==> flow/design.v <==
module avg(input clk, input [7:0]p1, input [7:0]p2, output reg [7:0]pout);
wire [7:0] outp;
assign outp = {1'b0 , p1[7:1]} + {1'b0 , p2[7:1]};
always@(posedge clk)
begin
	pout <= outp;
end 
endmodule
module subtract(input clk, input [7:0]p1, input [7:0]p2, output reg [7:0]pout);
wire [8:0] diff = {1'b0, p1} - {1'b0, p2};
wire [7:0] mag = diff[8] ? (8'd0 - diff[7:0]) : diff[7:0];
always@(posedge clk)
begin
	pout <= mag/2;
end 
endmodule
module wavelet_1d (clk ,pixel ,pix_out);
input clk ;
input [63:0] pixel ;
output reg [63:0] pix_out;
wire [63:0]pix_out_inter;
wire [63:0] out_illusion ;
genvar i;
	generate 
		for(i=0;i<4;i=i+1) 
		begin : name
			avg u0 (clk,pixel[16*i+7:16*i], pixel[16*i+15:16*i+8],out_illusion[8*i+7:8*i]);
			subtract u1 (clk,pixel[16*i+7:16*i], pixel[16*i+15:16*i+8],out_illusion[8*i+39:8*i+32]);
		end
	endgenerate 
	assign pix_out_inter = {out_illusion[31:0],out_illusion[63:32]};
always@(posedge clk)
	begin
		pix_out <= pix_out_inter;
	end
endmodule
module wavelet_2d (clk ,pixel_out1, pixel_out2 ,pixelcol_out1,pixelcol_out2,dwt_valid);
input clk ;
input [63:0] pixel_out1, pixel_out2 ;
output reg [63:0] pixelcol_out1,pixelcol_out2;
output reg dwt_valid;
wire [63:0]pixelcol1_inter,pixelcol2_inter;
wire [63:0] out_illusion20 ;
wire [63:0] out_illusion21;
genvar j;
	generate 
		for(j=0;j<8;j=j+1) 
		begin : name
			avg u0 (clk,pixel_out1[8*j+7:8*j], pixel_out2[8*j+7:8*j],out_illusion20[8*j+7:8*j]);
			subtract u1 (clk,pixel_out2[8*j+7:8*j], pixel_out1[8*j+7:8*j], out_illusion21[8*j+7:8*j]);
		end
	endgenerate 
	assign pixelcol1_inter = out_illusion20;
	assign pixelcol2_inter = out_illusion21;
always@(posedge clk)
	begin
		pixelcol_out1 <= pixelcol1_inter;
		pixelcol_out2 <= pixelcol2_inter;
	   dwt_valid <= 1'b1;
	end
endmodule
module DWT(clk, inp1,inp2,inp3,inp4,inp5,inp6,inp7,inp8, outp1,outp2,outp3,outp4,outp5,outp6,outp7,outp8,dwt_valid);
input clk;
input [63:0]inp1,inp2,inp3,inp4,inp5,inp6,inp7,inp8;
output [63:0] outp1,outp2,outp3,outp4,outp5,outp6,outp7,outp8;
output dwt_valid;
wire [63:0] inp_1d [7:0];
wire [63:0] out_1d [7:0];
wire dwt_valid1, dwt_valid2, dwt_valid3, dwt_valid4;
assign inp_1d [0] = inp1;
assign inp_1d [1] = inp2;
assign inp_1d [2] = inp3;
assign inp_1d [3] = inp4;
assign inp_1d [4] = inp5;
assign inp_1d [5] = inp6;
assign inp_1d [6] = inp7;
assign inp_1d [7] = inp8;
genvar j;
	generate 
		for(j=0;j<8;j=j+1) 
		begin : name
			wavelet_1d u0(clk,inp_1d[j],out_1d[j]);
		end
	endgenerate 
wavelet_2d x1 (clk, out_1d[0],out_1d[1],outp1,outp5,dwt_valid1);
wavelet_2d x2 (clk, out_1d[2],out_1d[3],outp2,outp6,dwt_valid2);
wavelet_2d x3 (clk, out_1d[4],out_1d[5],outp3,outp7,dwt_valid3);
wavelet_2d x4 (clk, out_1d[6],out_1d[7],outp4,outp8,dwt_valid4);
assign dwt_valid = dwt_valid1 && dwt_valid2 && dwt_valid3 && dwt_valid4;
endmodule
== Reports on DWT ==
Each step is given for the RTL above and for the edited RTL.
Lines under "original" count in the file above, lines under "edited" in the edited file.
"difference" is "edited" less "original", of the values as shown; "rel. change" is that difference over "original", in percent.
Cell names lack the library's common part.
Not given: --
Design
  design top: DWT
  clock input: clk
  cell library: sky130hd
  timing corner: tt_025C_1v80

== Diff ==
Unified diff, file above to edited file.
The edit is scripted: it alters the design's behaviour and was not made to optimise anything.
begin of diff
@@ -26,5 +26,5 @@
 		begin : name
 			avg u0 (clk,pixel[16*i+7:16*i], pixel[16*i+15:16*i+8],out_illusion[8*i+7:8*i]);
-			subtract u1 (clk,pixel[16*i+7:16*i], pixel[16*i+15:16*i+8],out_illusion[8*i+39:8*i+32]);
+			assign out_illusion[8*i+39:8*i+32] = 0;
 		end
 	endgenerate 
end of diff

== Word level ==
Source: Yosys, flattened and elaborated. Widths are those after wreduce; folded enables and synchronous resets count as part of the registers. Registers that Yosys merges into a memory's read port (data or address) are not register bits. Print and check cells do not count. Equal cells are merged and count once.
Word-level totals
  input bits: original 513, edited 513, difference 0, rel. change 0.00%
  output and inout bits: original 513, edited 513, difference 0, rel. change 0.00%
  cells after elaboration: original 400, edited 176, difference -224, rel. change -56.00%
  register bits after elaboration: original 1920, edited 992, difference -928, rel. change -48.33%
Operators by class
  $add $sub $neg: original 192, edited 80, difference -112, rel. change -58.33%
  muxes and demuxes: original 64, edited 16, difference -48, rel. change -75.00%
Operator list
  8-bit two-way mux: original 64, edited 16, difference -48, rel. change -75.00%
  1-bit by 8-bit subtractor with 8-bit output (first input constant): original 64, edited 16, difference -48, rel. change -75.00%
  8-bit by 8-bit subtractor with 9-bit output: original 48, edited 16, difference -32, rel. change -66.67%
  6-bit by 6-bit adder with 7-bit output: original 16, edited 0, difference -16, rel. change -100.00%
  7-bit by 7-bit subtractor with 8-bit output: original 16, edited 0, difference -16, rel. change -100.00%
  7-bit by 7-bit adder with 8-bit output: original 48, edited 48, difference 0, rel. change 0.00%

== Longest topological paths ==
Longest topological path by Yosys (ltp), each cell counted once; first at word level (registers and memories cut), then after technology mapping (sequential cells cut; the memories' decode and read muxes count).
Logic depth
  depth in word-level cells: original 3, edited 3, difference 0, rel. change 0.00%
  ABC_AREA: original 0, edited 0
  mapped depth: original 10, edited 10, difference 0, rel. change 0.00%
  gate-level depth less buffers: original 10, edited 10, difference 0, rel. change 0.00%

== Synthesis result ==
Source: synth_stat.txt of the flow (Yosys; design flattened, memories mapped). It holds for the ABC_AREA given above (unset counts as 0); a run with the other value may have another netlist.
Cell types
  dfxtp_1: original 1888, edited 992, difference -896, rel. change -47.46%
  inv_1: original 1160, edited 478, difference -682, rel. change -58.79%
  ha_1: original 992, edited 480, difference -512, rel. change -51.61%
  nor2_1: original 774, edited 277, difference -497, rel. change -64.21%
  xnor2_1: original 729, edited 293, difference -436, rel. change -59.81%
  o21bai_1: original 329, edited 64, difference -265, rel. change -80.55%
  a21oi_1: original 503, edited 256, difference -247, rel. change -49.11%
  buf_4: original 49, edited 273, difference +224, rel. change +457.14%
  xor2_1: original 246, edited 91, difference -155, rel. change -63.01%
  o31ai_1: original 144, edited 40, difference -104, rel. change -72.22%
  nand3_1: original 106, edited 16, difference -90, rel. change -84.91%
  a211oi_1: original 86, edited 0, difference -86, rel. change -100.00%
  fa_1: original 128, edited 64, difference -64, rel. change -50.00%
  a31oi_1: original 82, edited 23, difference -59, rel. change -71.95%
  mux2_2: original 63, edited 16, difference -47, rel. change -74.60%
  o21a_1: original 109, edited 72, difference -37, rel. change -33.94%
  nand2b_1: original 48, edited 16, difference -32, rel. change -66.67%
  o21ai_0: original 112, edited 141, difference +29, rel. change +25.89%
The list need not be complete.
Mapped netlist
  cell area after synthesis (um^2): original 82591.7, edited 41483.5, difference -41108.2, rel. change -49.77%
  sequential part of the area (um^2): original 37796.2, edited 19859.0, difference -17937.2, rel. change -47.46%
  flip-flop cells: original 1888, edited 992, difference -896, rel. change -47.46%
  cell count: original 8029, edited 3927, difference -4102, rel. change -51.09%
  buffer cells: original 98, edited 321, difference +223, rel. change +227.55%
By module: a second synthesis without flattening, with its own total; a netlist apart from the flattened one above.
Second synthesis, totals
  cells (unflattened synthesis): original 8841, edited 6417, difference -2424, rel. change -27.42%
  area (unflattened synthesis) (um^2): original 89980.0, edited 66067.1, difference -23912.9, rel. change -26.58%
Rows give one instance, submodules left out.
Modules, original
  subtract: times used 64, cells 76, sequential area 140.1 um^2, area 648.1 um^2
  avg: times used 64, cells 46, sequential area 160.2 um^2, area 436.7 um^2
  wavelet_2d: times used 4, cells 130, sequential area 2562.5 um^2, area 2573.7 um^2
  wavelet_1d: times used 8, cells 64, sequential area 1281.2 um^2, area 1281.2 um^2
  DWT: times used 1, cells 1, sequential area 0.0 um^2, area 8.8 um^2
Modules, edited
  avg: times used 64, cells 46, sequential area 160.2 um^2, area 436.7 um^2
  subtract: times used 32, cells 76, sequential area 140.1 um^2, area 648.1 um^2
  wavelet_2d: times used 4, cells 130, sequential area 2562.5 um^2, area 2573.7 um^2
  wavelet_1d: times used 8, cells 65, sequential area 640.6 um^2, area 884.6 um^2
  DWT: times used 1, cells 1, sequential area 0.0 um^2, area 8.8 um^2

== Path before layout ==
Path of least setup slack by OpenSTA after synthesis, without wires, with an ideal clock, recovery checks aside; 20% of the period is set as input and as output delay. Where synthesis merged equal registers, the netlist keeps one of their names.
Timing path after synthesis
  path kind: original in2reg, edited in2reg
  start point: original in inp1[0], edited in inp1[1]
  end point: original reg name[0].u0.name[0].u1.pout[6], edited reg name[0].u0.name[0].u0.pout[6]
  path delay (ns): original 1.777, edited 1.364, difference -0.413, rel. change -23.24%
  time at the first pin (ns): original 0.900, edited 0.900, difference 0.000, rel. change 0.00%
  path slack (ns): original 1.823, edited 2.236, difference +0.413
  input delay (ns): original 0.900, edited 0.900, difference 0.000, rel. change 0.00%
  arrival time (ns): original 2.556, edited 2.146, difference -0.410, rel. change -16.04%
  period (ns): original 4.5, edited 4.5, difference 0.0, rel. change 0.00%
  path buffers: original 0, edited 0, difference 0
  stages on the path: original 10, edited 9, difference -1, rel. change -10.00%
  setup time (ns): original 0.121, edited 0.118, difference -0.003
  data required time (ns): original 4.379, edited 4.382, difference +0.003, rel. change +0.07%
  synthesis period reached (ns): original 2.677, edited 2.264, difference -0.413, rel. change -15.43%
"path delay" is the arrival time less input delay plus setup time.
"stages on the path": output pins that drive a net of the path, with the launching flip-flop's if there is one; two outputs of one cell count as two.
"synthesis period reached" is the clock period less the worst setup slack; recovery checks do not enter. This is arithmetic on one report: input and output delays are still those of the set period (20% each).
The rows between start and end are the longest chain of elaborated cells between them; the timing report does not say that the signal goes this way. Where chains are equally long, one stands for them.
Each line given opens the expression or statement behind the cell; cells for indexed reads and writes are added by Yosys, which also makes memories of some case tables.
On the way, after synthesis, original
  cell sequence: inv_1 > ha_1 > inv_1 > fa_1 > a211oi_1 > o21bai_1 > a21oi_1 > xor2_1 > a31oi_1 > xnor2_1
  cells in the longest elaborated chain: 3
  elaborated cells on any way between the ends: 3
  source lines of those cells: 2
  those cells by class: add/sub: 2; mux: 1
Ends and longest elaborated chain, after synthesis, original
  start: declaration: RTL line 64  | input [63:0]inp1,inp2,inp3,inp4,inp5,inp6,inp7,inp8;
  8-bit by 8-bit subtractor with 9-bit output: RTL line 10  | wire [8:0] diff = {1'b0, p1} - {1'b0, p2};
  1-bit by 8-bit subtractor with 8-bit output: RTL line 11  | wire [7:0] mag = diff[8] ? (8'd0 - diff[7:0]) : diff[7:0];
  8-bit two-way mux: RTL line 11
  end: assignment: RTL line 14  | pout <= mag/2;
  end: declaration: RTL line 9  | module subtract(input clk, input [7:0]p1, input [7:0]p2, output reg [7:0]pout);
On the way, after synthesis, edited
  cell sequence: ha_1 > inv_1 > fa_1 > nor2b_1 > o21ai_0 > a21boi_0 > o21a_1 > nor2_1 > xnor2_1
  cells in the longest elaborated chain: 1
  elaborated cells on any way between the ends: 1
  source lines of those cells: 1
  those cells by class: add/sub: 1
Ends and longest elaborated chain, after synthesis, edited
  start: declaration: RTL line 64  | input [63:0]inp1,inp2,inp3,inp4,inp5,inp6,inp7,inp8;
  7-bit by 7-bit adder with 8-bit output: RTL line 3  | assign outp = {1'b0 , p1[7:1]} + {1'b0 , p2[7:1]};
  end: assignment: RTL line 6  | pout <= outp;
  end: declaration: RTL line 1  | module avg(input clk, input [7:0]p1, input [7:0]p2, output reg [7:0]pout);

== Timing after layout ==
From the final timing report of the runs of set A: the path of least setup slack in the routed layout; clock arrival at registers is part of the times.
Timing path after layout
  path kind: original reg2out, edited reg2out
  start point: original reg x2.pixelcol_out1[48], edited reg x3.pixelcol_out2[57]
  end point: original out outp2[48], edited out outp7[57]
  time at the first pin (ns): original 0.81, edited 0.66, difference -0.15, rel. change -18.52%
  stages on the path: original 2, edited 2, difference 0, rel. change 0.00%
  external output delay (ns): original 0.90, edited 0.90, difference 0.00, rel. change 0.00%
  period (ns): original 4.5, edited 4.5, difference 0.0, rel. change 0.00%
  path slack (ns): original 1.68, edited 1.80, difference +0.12
  path buffers: original 1, edited 1, difference 0, rel. change 0.00%
  arrival time (ns): original 1.92, edited 1.80, difference -0.12, rel. change -6.25%
  data required time (ns): original 3.60, edited 3.60, difference 0.00, rel. change 0.00%
On the way, after layout, original
  cell sequence: dfxtp_1 > clkdlybuf4s50_1
  cells in the longest elaborated chain: 0
  elaborated cells on any way between the ends: 0
  source lines of those cells: 0
Ends and longest elaborated chain, after layout, original
  start: declaration: RTL line 40  | output reg [63:0] pixelcol_out1,pixelcol_out2;
  start: assignment: RTL line 57  | pixelcol_out1 <= pixelcol1_inter;
  end: declaration: RTL line 65  | output [63:0] outp1,outp2,outp3,outp4,outp5,outp6,outp7,outp8;
On the way, after layout, edited
  cell sequence: dfxtp_1 > clkdlybuf4s50_1
  cells in the longest elaborated chain: 0
  elaborated cells on any way between the ends: 0
  source lines of those cells: 0
Ends and longest elaborated chain, after layout, edited
  start: declaration: RTL line 40  | output reg [63:0] pixelcol_out1,pixelcol_out2;
  start: assignment: RTL line 58  | pixelcol_out2 <= pixelcol2_inter;
  end: declaration: RTL line 65  | output [63:0] outp1,outp2,outp3,outp4,outp5,outp6,outp7,outp8;

== Layout results ==
Runs of the flow (Yosys, OpenROAD) on both versions; the two runs of a pair have the same settings. The constraints put input and output delay at 20% of the set period each and load the outputs with 0.01 pF.
Flow settings, set A
  CORE_UTILIZATION: 40
  period_ns: 4.5
  CAP_MARGIN: 20
  CORE_MARGIN: 2
  SLEW_MARGIN: 20
Final reports, set A
  clock period reached (ns): original 2.819, edited 2.700, difference -0.119, rel. change -4.22%
  worst slack on setup checks (ns): original 1.681, edited 1.800, difference +0.119
  cell area after synthesis (um^2): original 82591.7, edited 41483.5, difference -41108.2, rel. change -49.77%
  area of the standard cells in the finished layout (um^2): original 102651.0, edited 52186.3, difference -50464.7, rel. change -49.16%
  total negative slack (ns): original 0.000, edited 0.000, difference 0.000
  worst-case hold slack (ns): original 0.293, edited 0.312, difference +0.019
  power (uW): original 71465, edited 32103, difference -39362, rel. change -55.08%
  die size (um^2): original 210131.0, edited 106302.0, difference -103829.0, rel. change -49.41%
  final utilization (%): original 50.1, edited 50.6, difference +0.5
Flow settings, set B
  CELL_PAD_IN_SITES_DETAIL_PLACEMENT: 0
  CELL_PAD_IN_SITES_GLOBAL_PLACEMENT: 1
  CORE_MARGIN: 7
  CORE_UTILIZATION: 44
  GPL_TIMING_DRIVEN: 1
  HOLD_SLACK_MARGIN: 0.25
  MAX_ROUTING_LAYER: met5
  PLACE_DENSITY_LB_ADDON: 0.02
  period_ns: 2.42
  CAP_MARGIN: 20
  SLEW_MARGIN: 20
Final reports, set B
  clock period reached (ns): original 2.353, edited 2.272, difference -0.081, rel. change -3.44%
  worst slack on setup checks (ns): original 0.067, edited 0.148, difference +0.081
  cell area after synthesis (um^2): original 82591.7, edited 41483.5, difference -41108.2, rel. change -49.77%
  area of the standard cells in the finished layout (um^2): original 108627.0, edited 52897.0, difference -55730.0, rel. change -51.30%
  total negative slack (ns): original 0.000, edited 0.000, difference 0.000
  worst-case hold slack (ns): original 0.312, edited 0.317, difference +0.005
  power (uW): original 134908, edited 61230, difference -73678, rel. change -54.61%
  die size (um^2): original 200037.0, edited 103073.0, difference -96964.0, rel. change -48.47%
  final utilization (%): original 58.4, edited 56.7, difference -1.7
By "clock period reached" is meant the clock period of the run minus its worst setup slack. This is arithmetic on one report: input and output delays are still those of the set period (20% each).
By "power" is meant OpenSTA's value without simulated activity: inputs other than the clock are taken to toggle once in ten clock periods, and the tool carries that through the logic.
